==> flow/design.v <==
module spi_port (
    input wire clk,                
    input wire rst_n,              
    input wire spi_clk,           
    input wire spi_mosi,          
    output wire spi_miso,         
    input wire spi_cs_n,          
    output reg [15:0] capture_reg
);
    reg [15:0] shift_reg;          
    reg cs_n_prev;                 
    always @(posedge clk or negedge rst_n) begin
        if (!rst_n) begin
            shift_reg <= 16'b0;
            capture_reg <= 16'b0;
            cs_n_prev <= 1'b1;
        end else begin
            cs_n_prev <= spi_cs_n;
            if (!spi_cs_n) begin
                shift_reg <= {shift_reg[14:0], spi_mosi};
            end else if (cs_n_prev == 1'b0 && spi_cs_n == 1'b1) begin
                capture_reg <= shift_reg;
            end
        end
    end
    assign spi_miso = 1'b0;
    wire _unused_spi_clk = spi_clk;
endmodule
module config_memory #(
    parameter NUM_ADDRESSES = 8  
)(
    input wire clk,                    
    input wire rst_n,                  
    input wire [7:0] addr,             
    input wire [7:0] data_in,          
    input wire wr_en,                  
    input wire rd_en,                  
    output reg [7:0] data_out         
);
    reg [7:0] memory [0:NUM_ADDRESSES-1];  
    integer i;
    always @(posedge clk or negedge rst_n) begin
        if (!rst_n) begin
            for (i = 0; i < NUM_ADDRESSES; i = i + 1) begin
                memory[i] <= 8'b0;
            end
        end else if (wr_en && addr < NUM_ADDRESSES) begin
            memory[addr[2:0]] <= data_in;
        end
    end
    always @(posedge clk) begin
        if (rd_en) begin
            data_out <= (addr < NUM_ADDRESSES) ? memory[addr[2:0]] : 8'b0;
        end
    end
endmodule
module demux1to2 (
    input wire clk,                
    input wire rst_n,              
    input wire [7:0]sel,     
    input wire [7:0] d,            
    output wire [7:0] a,
    output wire [7:0] b            
);
    reg [7:0] a_hold;
    reg [7:0] b_hold;
    always @(posedge clk or negedge rst_n) begin
        if (!rst_n) begin
            a_hold <= 8'b0;
            b_hold <= 8'b0;
        end else begin
            case(sel)
                8'd0: a_hold <= d;
                8'd1: b_hold <= d;
                default: ;
            endcase
        end
    end
    assign a = (sel == 8'd0) ? d : a_hold;
    assign b = (sel == 8'd1) ? d : b_hold;
endmodule
module decimator (
    input wire clk,                
    input wire rst,                
    input wire [7:0] decimation_ratio,  
    input wire data,               
    output reg out,               
    output reg dec_clk            
);
    reg [7:0] counter;           
    always @(posedge clk or posedge rst) begin
        if (rst) begin
            counter <= 8'b0;
            out <= 1'b0;
            dec_clk <= 1'b0;
        end else begin
            if (decimation_ratio == 8'b1) begin
                out <= data;
            end else begin
                counter <= counter + 1;
                if (counter >= decimation_ratio-1) begin
                    counter <= 8'b0;
                    out <= data;
                    dec_clk <= ~dec_clk;
                end
            end
        end
    end
endmodule
module buffer #(
    parameter MAX_LENGTH = 256
)(
    input wire clk,             
    input wire rst,             
    input wire en,              
    input wire data_1,          
    input wire data_2,          
    input wire [7:0] length,    
    output reg [7:0] corr,      
    output reg pos,
    output reg neg
);
    reg [MAX_LENGTH-1:0] shift_reg_1;
    reg [MAX_LENGTH-1:0] shift_reg_2;
    reg [7:0] corr_neg;
    reg [7:0] corr_pos;
    integer i;
    always @(posedge clk or posedge rst) begin
        if (rst) begin
            shift_reg_1 <= {MAX_LENGTH{1'b0}};
            shift_reg_2 <= {MAX_LENGTH{1'b0}};
            pos <= 1'b0;
            neg <= 1'b0;
            corr <= 8'b0;
            corr_neg <= 8'b0;
            corr_pos <= 8'b0;
        end else if (en) begin
            shift_reg_1 <= {shift_reg_1[MAX_LENGTH-2:0], data_1};
            shift_reg_2 <= {shift_reg_2[MAX_LENGTH-2:0], data_2};
            corr <= corr + (data_1 ^ data_2) - (shift_reg_1[MAX_LENGTH - 1] ^ shift_reg_2[MAX_LENGTH - 1]) ;
            if (length > 1) begin
                corr_neg <= corr_neg + (shift_reg_1[0] ^ data_2) - (shift_reg_1[MAX_LENGTH - 1] ^ shift_reg_2[MAX_LENGTH - 2]);
                corr_pos <= corr_pos + (data_1 ^ shift_reg_2[0]) - (shift_reg_1[MAX_LENGTH - 2] ^ shift_reg_2[MAX_LENGTH - 1]);
            end
            if (corr_neg < corr_pos) begin
                neg <= 1'b1;
                pos <= 1'b0;
            end else if (corr_pos < corr_neg) begin
                pos <= 1'b1;
                neg <= 1'b0;
            end else begin
                pos <= 1'b0;
                neg <= 1'b0;
            end
        end
    end
endmodule
module top_module(
    input wire clk,
    input wire rst,
    input wire spi_mosi,
    input wire spi_cs_n,
    input wire mic_data_1,
    input wire mic_data_2,
    output wire [7:0] out,
    output wire pos,
    output wire neg
);
wire [7:0] addr;
wire [7:0] value;
wire wr_en = 1;
wire rd_en = 1;
wire [7:0] mem_out;
wire [7:0] decimation_ratio;
wire dec_data_1;
wire dec_data_2;
wire dec_clk;
wire [7:0] filter_length;
wire [7:0] filter_out;
wire [15:0] capture_reg;
wire dummy;
wire dummy2;
wire corr_dec_en;
assign addr = capture_reg[15:8];
assign value = capture_reg[7:0];
    spi_port u_spi_port(
        .clk(clk),
        .rst_n(!rst),
        .spi_clk(clk),
        .spi_mosi(spi_mosi),
        .spi_miso(dummy),
        .spi_cs_n(spi_cs_n),
        .capture_reg(capture_reg)
    );
    config_memory u_memory(
        .clk(clk),            
        .rst_n(!rst),          
        .addr(addr),     
        .data_in(value),  
        .wr_en(wr_en),          
        .rd_en(rd_en),          
        .data_out(mem_out) 
    );
    demux1to2 u_demux1to2(
        .clk(clk),
        .rst_n(!rst),
        .sel(addr),
        .d(mem_out),
        .a(decimation_ratio),  
        .b(filter_length)
    );
    decimator u_decimator_1(
        .clk(clk),              
        .rst(rst),              
        .decimation_ratio(decimation_ratio),
        .data(mic_data_1),             
        .out(dec_data_1),              
        .dec_clk(dec_clk)           
    );
    decimator u_decimator_2(
        .clk(clk),              
        .rst(rst),              
        .decimation_ratio(decimation_ratio),
        .data(mic_data_2),             
        .out(dec_data_2),              
        .dec_clk(dummy2)           
    );
    buffer u_buffer(
        .clk(clk),         
        .rst(rst),         
        .en(corr_dec_en),
        .data_1(dec_data_1),        
        .data_2(dec_data_2),        
        .length(filter_length),
        .corr(out),
        .pos(pos),
        .neg(neg)   
    );
reg dec_clk_q;
always @(posedge clk or posedge rst) begin
    if (rst) dec_clk_q <= 1'b0;
    else dec_clk_q <= dec_clk;
end
assign corr_dec_en = (decimation_ratio == 8'b1) | (dec_clk & ~dec_clk_q);
endmodule
Tool chain data of top_module:

The steps from the RTL of top_module to its reports follow in flow order.
Lines are those of the file above, counted from 1.
Cell names lack the library's common part.
Not given: n/a

* top: top_module
* clock: clk
* standard-cell library: sky130hd
* timing corner: tt_025C_1v80

After elaboration:

Source: Yosys, flattened and elaborated. Widths are those after wreduce. Registers that Yosys merges into a memory's read port (data or address) are not register bits. Print and check cells do not count. Equal cells are merged and count once.

* add/subtract/negate cells: 9
* magnitude comparators: 6
* equal/unequal tests: 9
* mux-type cells: 12
* bitwise operators: 12
* reduce/logical cells: 16

Operator list (count)
* 8-bit by 32-bit greater-or-equal comparator with 1-bit output: 2
* 8-bit case mux with 8-bit select: 1
* 8-bit 2-to-1 mux: 4
* 8-bit adder: 3
* 8-bit subtractor: 3
* 2-bit AND reduction: 11
* 8-bit by 1-bit adder with 8-bit output (second input constant): 2
* 8-bit by 1-bit == test with 1-bit output (second input constant): 2
* 8-bit less-than comparator: 2
* 3-bit == test (second input constant): 4
* 8-bit by 1-bit subtractor with 9-bit output (second input constant): 1
* 8-bit by 1-bit greater-than comparator with 1-bit output (second input constant): 1
* 8-bit by 4-bit less-than comparator with 1-bit output (second input constant): 1
* 8-bit zero test: 1
* 1-bit 2-to-1 mux: 7
* 1-bit bitwise XOR: 6
* 3-bit by 2-bit == test with 1-bit output (second input constant): 2
* 1-bit NOT: 4
* 2-bit nonzero test: 2
* 3-bit by 1-bit == test with 1-bit output (second input constant): 1
* 3-bit zero test: 1
* 1-bit AND: 1
* 1-bit bitwise OR: 1
* 1-bit logical AND: 1

* flip-flop bits (word level): 679
* input port bits: 6
* output and inout bits: 10
* elaborated cells: 91

Logic depth:

Yosys ltp: most cells in a row. Word level: on the elaborated netlist, between registers, memories and ports. Mapped: between sequential cells and ports; inverters and the memories' decode and read muxes count.

* depth after elaboration: 6
* ABC_AREA: 0
* mapped depth: 15
* depth with buffers taken out: 13

After synthesis:

Source: synth_stat.txt of the flow (Yosys; design flattened, memories mapped). It holds for the ABC_AREA given above (unset counts as 0); a run with the other value may have another netlist.

* standard cells after synthesis: 2935
* cell area after synthesis: 0.0276703 mm^2
* sequential part of the area: 0.0169275 mm^2
* flip-flop cells: 678

Cells by type (count)
* dfrtp_1: 669
* nand2_1: 1577
* mux2_2: 113
* ha_1: 45
* buf_2: 63
* clkbuf_1: 76
* o21ai_0: 46
* xor2_1: 26
* nor2_1: 50
* inv_1: 49
* dfxtp_1: 8
* a21oi_1: 31
* mux2i_1: 12
* xnor2_1: 13
* nor2b_1: 15
* a21o_1: 10
* fa_1: 3
* nand3_1: 11

Other cell types: 41; their cells: 118.
By module: a second synthesis without flattening, with its own total; a netlist apart from the flattened one above.

* cells (unflattened synthesis): 1863
* area (unflattened synthesis): 0.0280419 mm^2

Each row is one instance without its submodules.

By module
* buffer: times used 1, cells 1325, area 0.0210202 mm^2
* config_memory: times used 1, cells 229, area 0.0033457 mm^2
* decimator: times used 2, cells 97, area 0.0008258 mm^2
* spi_port: times used 1, cells 72, area 0.0012975 mm^2
* demux1to2: times used 1, cells 36, area 0.0006606 mm^2
* top_module: times used 1, cells 7, area 0.0000663 mm^2

Timing after synthesis:

Source: OpenSTA report_checks on the synthesized netlist (no wires, ideal clock, input and output delay 20% of the period each), path of least setup slack; recovery checks are left aside. Register names are those of the netlist, which keeps one name where synthesis merged equal registers.

* path type: register -> register
* start: register u_spi_port.capture_reg[12]
* end: register u_decimator_2.out
* period: 8000 ps
* library setup time: 125 ps
* time at the first pin: 0 ps
* arrival time: 3993 ps
* setup slack: 3882 ps
* path delay: 4118 ps
* driving pins on the path: 16
* buffers on the path: 2
* synthesis period reached: 4118 ps

"path delay" = arrival - input delay + setup time.
"driving pins on the path" counts driving pins, that of a launching flip-flop among them; a cell with two outputs on the path counts twice.
"synthesis period reached" = period - worst setup slack (recovery checks aside). The figure is calculated, with input and output delays left at 20% of the set period.
The rows between start and end are the longest chain of elaborated cells between them; the timing report does not say that the signal goes this way. Where chains are equally long, one stands for them.
A line is the first line of the expression or statement that the cell stems from. Yosys adds cells for indexed reads and writes and turns some case tables into memories.
At most two assigning lines are given for a register; there are more.

* cell sequence: dfrtp_1 or4_1 buf_2 nor3_4 buf_2 mux2i_1 ha_1 xor2_1 ha_1 o21ai_0 o21bai_1 a21oi_1 a2111oi_2 o22ai_1 o21ai_1 mux2_2
* length of the longest elaborated chain: 6

RTL lines, path post-synthesis
* start, declared: line 8 `output reg [15:0] capture_reg`
* start, assigned: line 15 `capture_reg <= 16'b0;`
* start, assigned: line 22 `capture_reg <= shift_reg;`
* 8-bit zero test: line 79 `assign a = (sel == 8'd0) ? d : a_hold;`
* 8-bit 2-to-1 mux: line 79
* 8-bit by 1-bit subtractor with 9-bit output: line 101 `if (counter >= decimation_ratio-1) begin`
* 8-bit by 32-bit greater-or-equal comparator with 1-bit output: line 101
* 1-bit 2-to-1 mux: line 101
* 1-bit 2-to-1 mux: line 97 `if (decimation_ratio == 8'b1) begin`
* end, assigned: line 98 `out <= data;`
* end, assigned: line 103 `out <= data;`
* end, declared: line 87 `output reg out,`

Path in the finished layout:

From the final timing report of record 2: the path of least setup slack in the routed layout; clock arrival at registers is part of the times.
The path's times are printed in steps of 10 ps; the period is the one set.

* path type: register -> register
* start: register u_spi_port.capture_reg[9]
* end: register u_decimator_2.out
* period: 8000 ps
* library setup time: 110 ps
* time at the first pin: 590 ps
* arrival time: 5410 ps
* setup slack: 3060 ps
* driving pins on the path: 14
* buffers on the path: 0

The rows between start and end are the longest chain of elaborated cells between them; the timing report does not say that the signal goes this way. Where chains are equally long, one stands for them.
At most two assigning lines are given for a register; there are more.

* cell sequence: dfrtp_1 or3_1 nor3_4 mux2i_1 ha_1 xor2_1 ha_1 o21ai_0 o21bai_1 a21oi_1 a2111oi_2 o22ai_1 o21ai_1 mux2_2
* length of the longest elaborated chain: 6

RTL lines, path after layout
* start, declared: line 8 `output reg [15:0] capture_reg`
* start, assigned: line 15 `capture_reg <= 16'b0;`
* start, assigned: line 22 `capture_reg <= shift_reg;`
* 8-bit zero test: line 79 `assign a = (sel == 8'd0) ? d : a_hold;`
* 8-bit 2-to-1 mux: line 79
* 8-bit by 1-bit subtractor with 9-bit output: line 101 `if (counter >= decimation_ratio-1) begin`
* 8-bit by 32-bit greater-or-equal comparator with 1-bit output: line 101
* 1-bit 2-to-1 mux: line 101
* 1-bit 2-to-1 mux: line 97 `if (decimation_ratio == 8'b1) begin`
* end, assigned: line 98 `out <= data;`
* end, assigned: line 103 `out <= data;`
* end, declared: line 87 `output reg out,`

Add stored flow runs of top_module

Below are 4 stored runs of the flow (Yosys, OpenROAD; platform sky130hd) on top_module, each with its settings and what was measured, unordered. Constraints: input delay and output delay 20% of the set period each, output load 0.01 pF.
"reached clock period" is the run's clock period less its worst setup slack. It is reckoned from that one timing run; input and output delays stay at 20% of the period that was set.
"allowed time less slack (worst setup path)" means the part of the period allowed to the worst setup path (the constraints hold back 20% at inputs and 20% at outputs) less its slack; where the path has registers, the arrival times of their clocks count too.
"total design power": no workload was simulated; the value follows from the tool's default switching activity.
"allowed time less slack (worst setup path)" is given in steps of 10 ps.

### Record 1

==> flow/run.sh <==
#!/bin/bash
# the make line also repeats the synthesis and layout settings of config.mk as NAME=value (left out here)
make -C /OpenROAD-flow-scripts/flow DESIGN_CONFIG=/design/flow/config.mk WORK_HOME=/design/flow/orfs CLKGATE_MAP_FILE= finish
==> flow/config.mk <==
export PLATFORM = sky130hd
export DESIGN_NAME = top_module
export DESIGN_NICKNAME = top_module
export VERILOG_FILES = /design/flow/design.v
export SDC_FILE = /design/flow/constraint.sdc
export NUM_CORES = 4
export LEC_CHECK = 0
export CAP_MARGIN = 20
export CELL_PAD_IN_SITES_DETAIL_PLACEMENT = 2
export CELL_PAD_IN_SITES_GLOBAL_PLACEMENT = 1
export CORE_MARGIN = 9
export CORE_UTILIZATION = 72
export CTS_CLUSTER_SIZE = 11
export GPL_ROUTABILITY_DRIVEN = 0
export GPL_TIMING_DRIVEN = 0
export MIN_ROUTING_LAYER = met2
export PLACE_DENSITY_LB_ADDON = 0.11
export SLEW_MARGIN = 25
export TNS_END_PERCENT = 10
==> flow/constraint.sdc <==
create_clock -name core_clock -period 3.68 [get_ports {clk}]
set_input_delay 0.7360 -clock core_clock [delete_from_list [all_inputs] [get_ports {clk}]]
set_output_delay 0.7360 -clock core_clock [all_outputs]
set_load 0.01 [all_outputs]

Outcome of record 1: no results, placement failed with FLW-0024

### Record 2

==> flow/run.sh <==
#!/bin/bash
# the make line also repeats the synthesis and layout settings of config.mk as NAME=value (left out here)
make -C /OpenROAD-flow-scripts/flow DESIGN_CONFIG=/design/flow/config.mk WORK_HOME=/design/flow/orfs CLKGATE_MAP_FILE= finish
==> flow/config.mk <==
export PLATFORM = sky130hd
export DESIGN_NAME = top_module
export DESIGN_NICKNAME = top_module
export VERILOG_FILES = /design/flow/design.v
export SDC_FILE = /design/flow/constraint.sdc
export NUM_CORES = 4
export LEC_CHECK = 0
export CAP_MARGIN = 20
export CORE_MARGIN = 2
export CORE_UTILIZATION = 40
export SLEW_MARGIN = 20
==> flow/constraint.sdc <==
create_clock -name core_clock -period 8.0 [get_ports {clk}]
set_input_delay 1.6000 -clock core_clock [delete_from_list [all_inputs] [get_ports {clk}]]
set_output_delay 1.6000 -clock core_clock [all_outputs]
set_load 0.01 [all_outputs]

Results of record 2:
- Std-cell area (final layout): 0.0312262 mm^2
- Setup TNS: 0 ps
- Final design utilization: 0.455
- Worst hold slack after layout: 377 ps
- Total design power: 10.949 mW
- Setup slack of the worst path: 3,058 ps
- Die area: 0.0712943 mm^2
- Netlist area reported by Yosys: 0.0276703 mm^2
- Allowed time less slack (worst setup path): 4,940 ps
- Type of the worst setup path: register -> register
- Reached clock period: 4,942 ps

### Record 3

==> flow/run.sh <==
#!/bin/bash
# the make line also repeats the synthesis and layout settings of config.mk as NAME=value (left out here)
make -C /OpenROAD-flow-scripts/flow DESIGN_CONFIG=/design/flow/config.mk WORK_HOME=/design/flow/orfs CLKGATE_MAP_FILE= finish
==> flow/config.mk <==
export PLATFORM = sky130hd
export DESIGN_NAME = top_module
export DESIGN_NICKNAME = top_module
export VERILOG_FILES = /design/flow/design.v
export SDC_FILE = /design/flow/constraint.sdc
export NUM_CORES = 4
export LEC_CHECK = 0
export ABC_AREA = 0
export CAP_MARGIN = 20
export CELL_PAD_IN_SITES_DETAIL_PLACEMENT = 1
export CELL_PAD_IN_SITES_GLOBAL_PLACEMENT = 2
export CORE_ASPECT_RATIO = 1.47
export CORE_MARGIN = 2
export CORE_UTILIZATION = 40
export CTS_CLUSTER_DIAMETER = 382
export CTS_CLUSTER_SIZE = 58
export GPL_ROUTABILITY_DRIVEN = 0
export HOLD_SLACK_MARGIN = 0.22
export MIN_ROUTING_LAYER = met1
export SETUP_SLACK_MARGIN = 1.87
export SLEW_MARGIN = 20
==> flow/constraint.sdc <==
create_clock -name core_clock -period 8.0 [get_ports {clk}]
set_input_delay 1.6000 -clock core_clock [delete_from_list [all_inputs] [get_ports {clk}]]
set_output_delay 1.6000 -clock core_clock [all_outputs]
set_load 0.01 [all_outputs]

Results of record 3:
- Std-cell area (final layout): 0.0289853 mm^2
- Setup TNS: 0 ps
- Final design utilization: 0.425
- Worst hold slack after layout: 410 ps
- Total design power: 8.917 mW
- Setup slack of the worst path: 2,415 ps
- Die area: 0.071335 mm^2
- Netlist area reported by Yosys: 0.0276703 mm^2
- Allowed time less slack (worst setup path): 5,580 ps
- Type of the worst setup path: register -> register
- Reached clock period: 5,585 ps

### Record 4

==> flow/run.sh <==
#!/bin/bash
# the make line also repeats the synthesis and layout settings of config.mk as NAME=value (left out here)
make -C /OpenROAD-flow-scripts/flow DESIGN_CONFIG=/design/flow/config.mk WORK_HOME=/design/flow/orfs CLKGATE_MAP_FILE= finish
==> flow/config.mk <==
export PLATFORM = sky130hd
export DESIGN_NAME = top_module
export DESIGN_NICKNAME = top_module
export VERILOG_FILES = /design/flow/design.v
export SDC_FILE = /design/flow/constraint.sdc
export NUM_CORES = 4
export LEC_CHECK = 0
export CAP_MARGIN = 20
export CELL_PAD_IN_SITES_DETAIL_PLACEMENT = 1
export CORE_ASPECT_RATIO = 1.47
export CORE_MARGIN = 2
export CORE_UTILIZATION = 40
export CTS_CLUSTER_DIAMETER = 382
export SLEW_MARGIN = 20
==> flow/constraint.sdc <==
create_clock -name core_clock -period 8.0 [get_ports {clk}]
set_input_delay 1.6000 -clock core_clock [delete_from_list [all_inputs] [get_ports {clk}]]
set_output_delay 1.6000 -clock core_clock [all_outputs]
set_load 0.01 [all_outputs]

Results of record 4:
- Std-cell area (final layout): 0.0308371 mm^2
- Setup TNS: 0 ps
- Final design utilization: 0.452
- Worst hold slack after layout: 379 ps
- Total design power: 10.804 mW
- Setup slack of the worst path: 2,387 ps
- Die area: 0.071335 mm^2
- Netlist area reported by Yosys: 0.0276703 mm^2
- Allowed time less slack (worst setup path): 5,610 ps
- Type of the worst setup path: register -> register
- Reached clock period: 5,613 ps
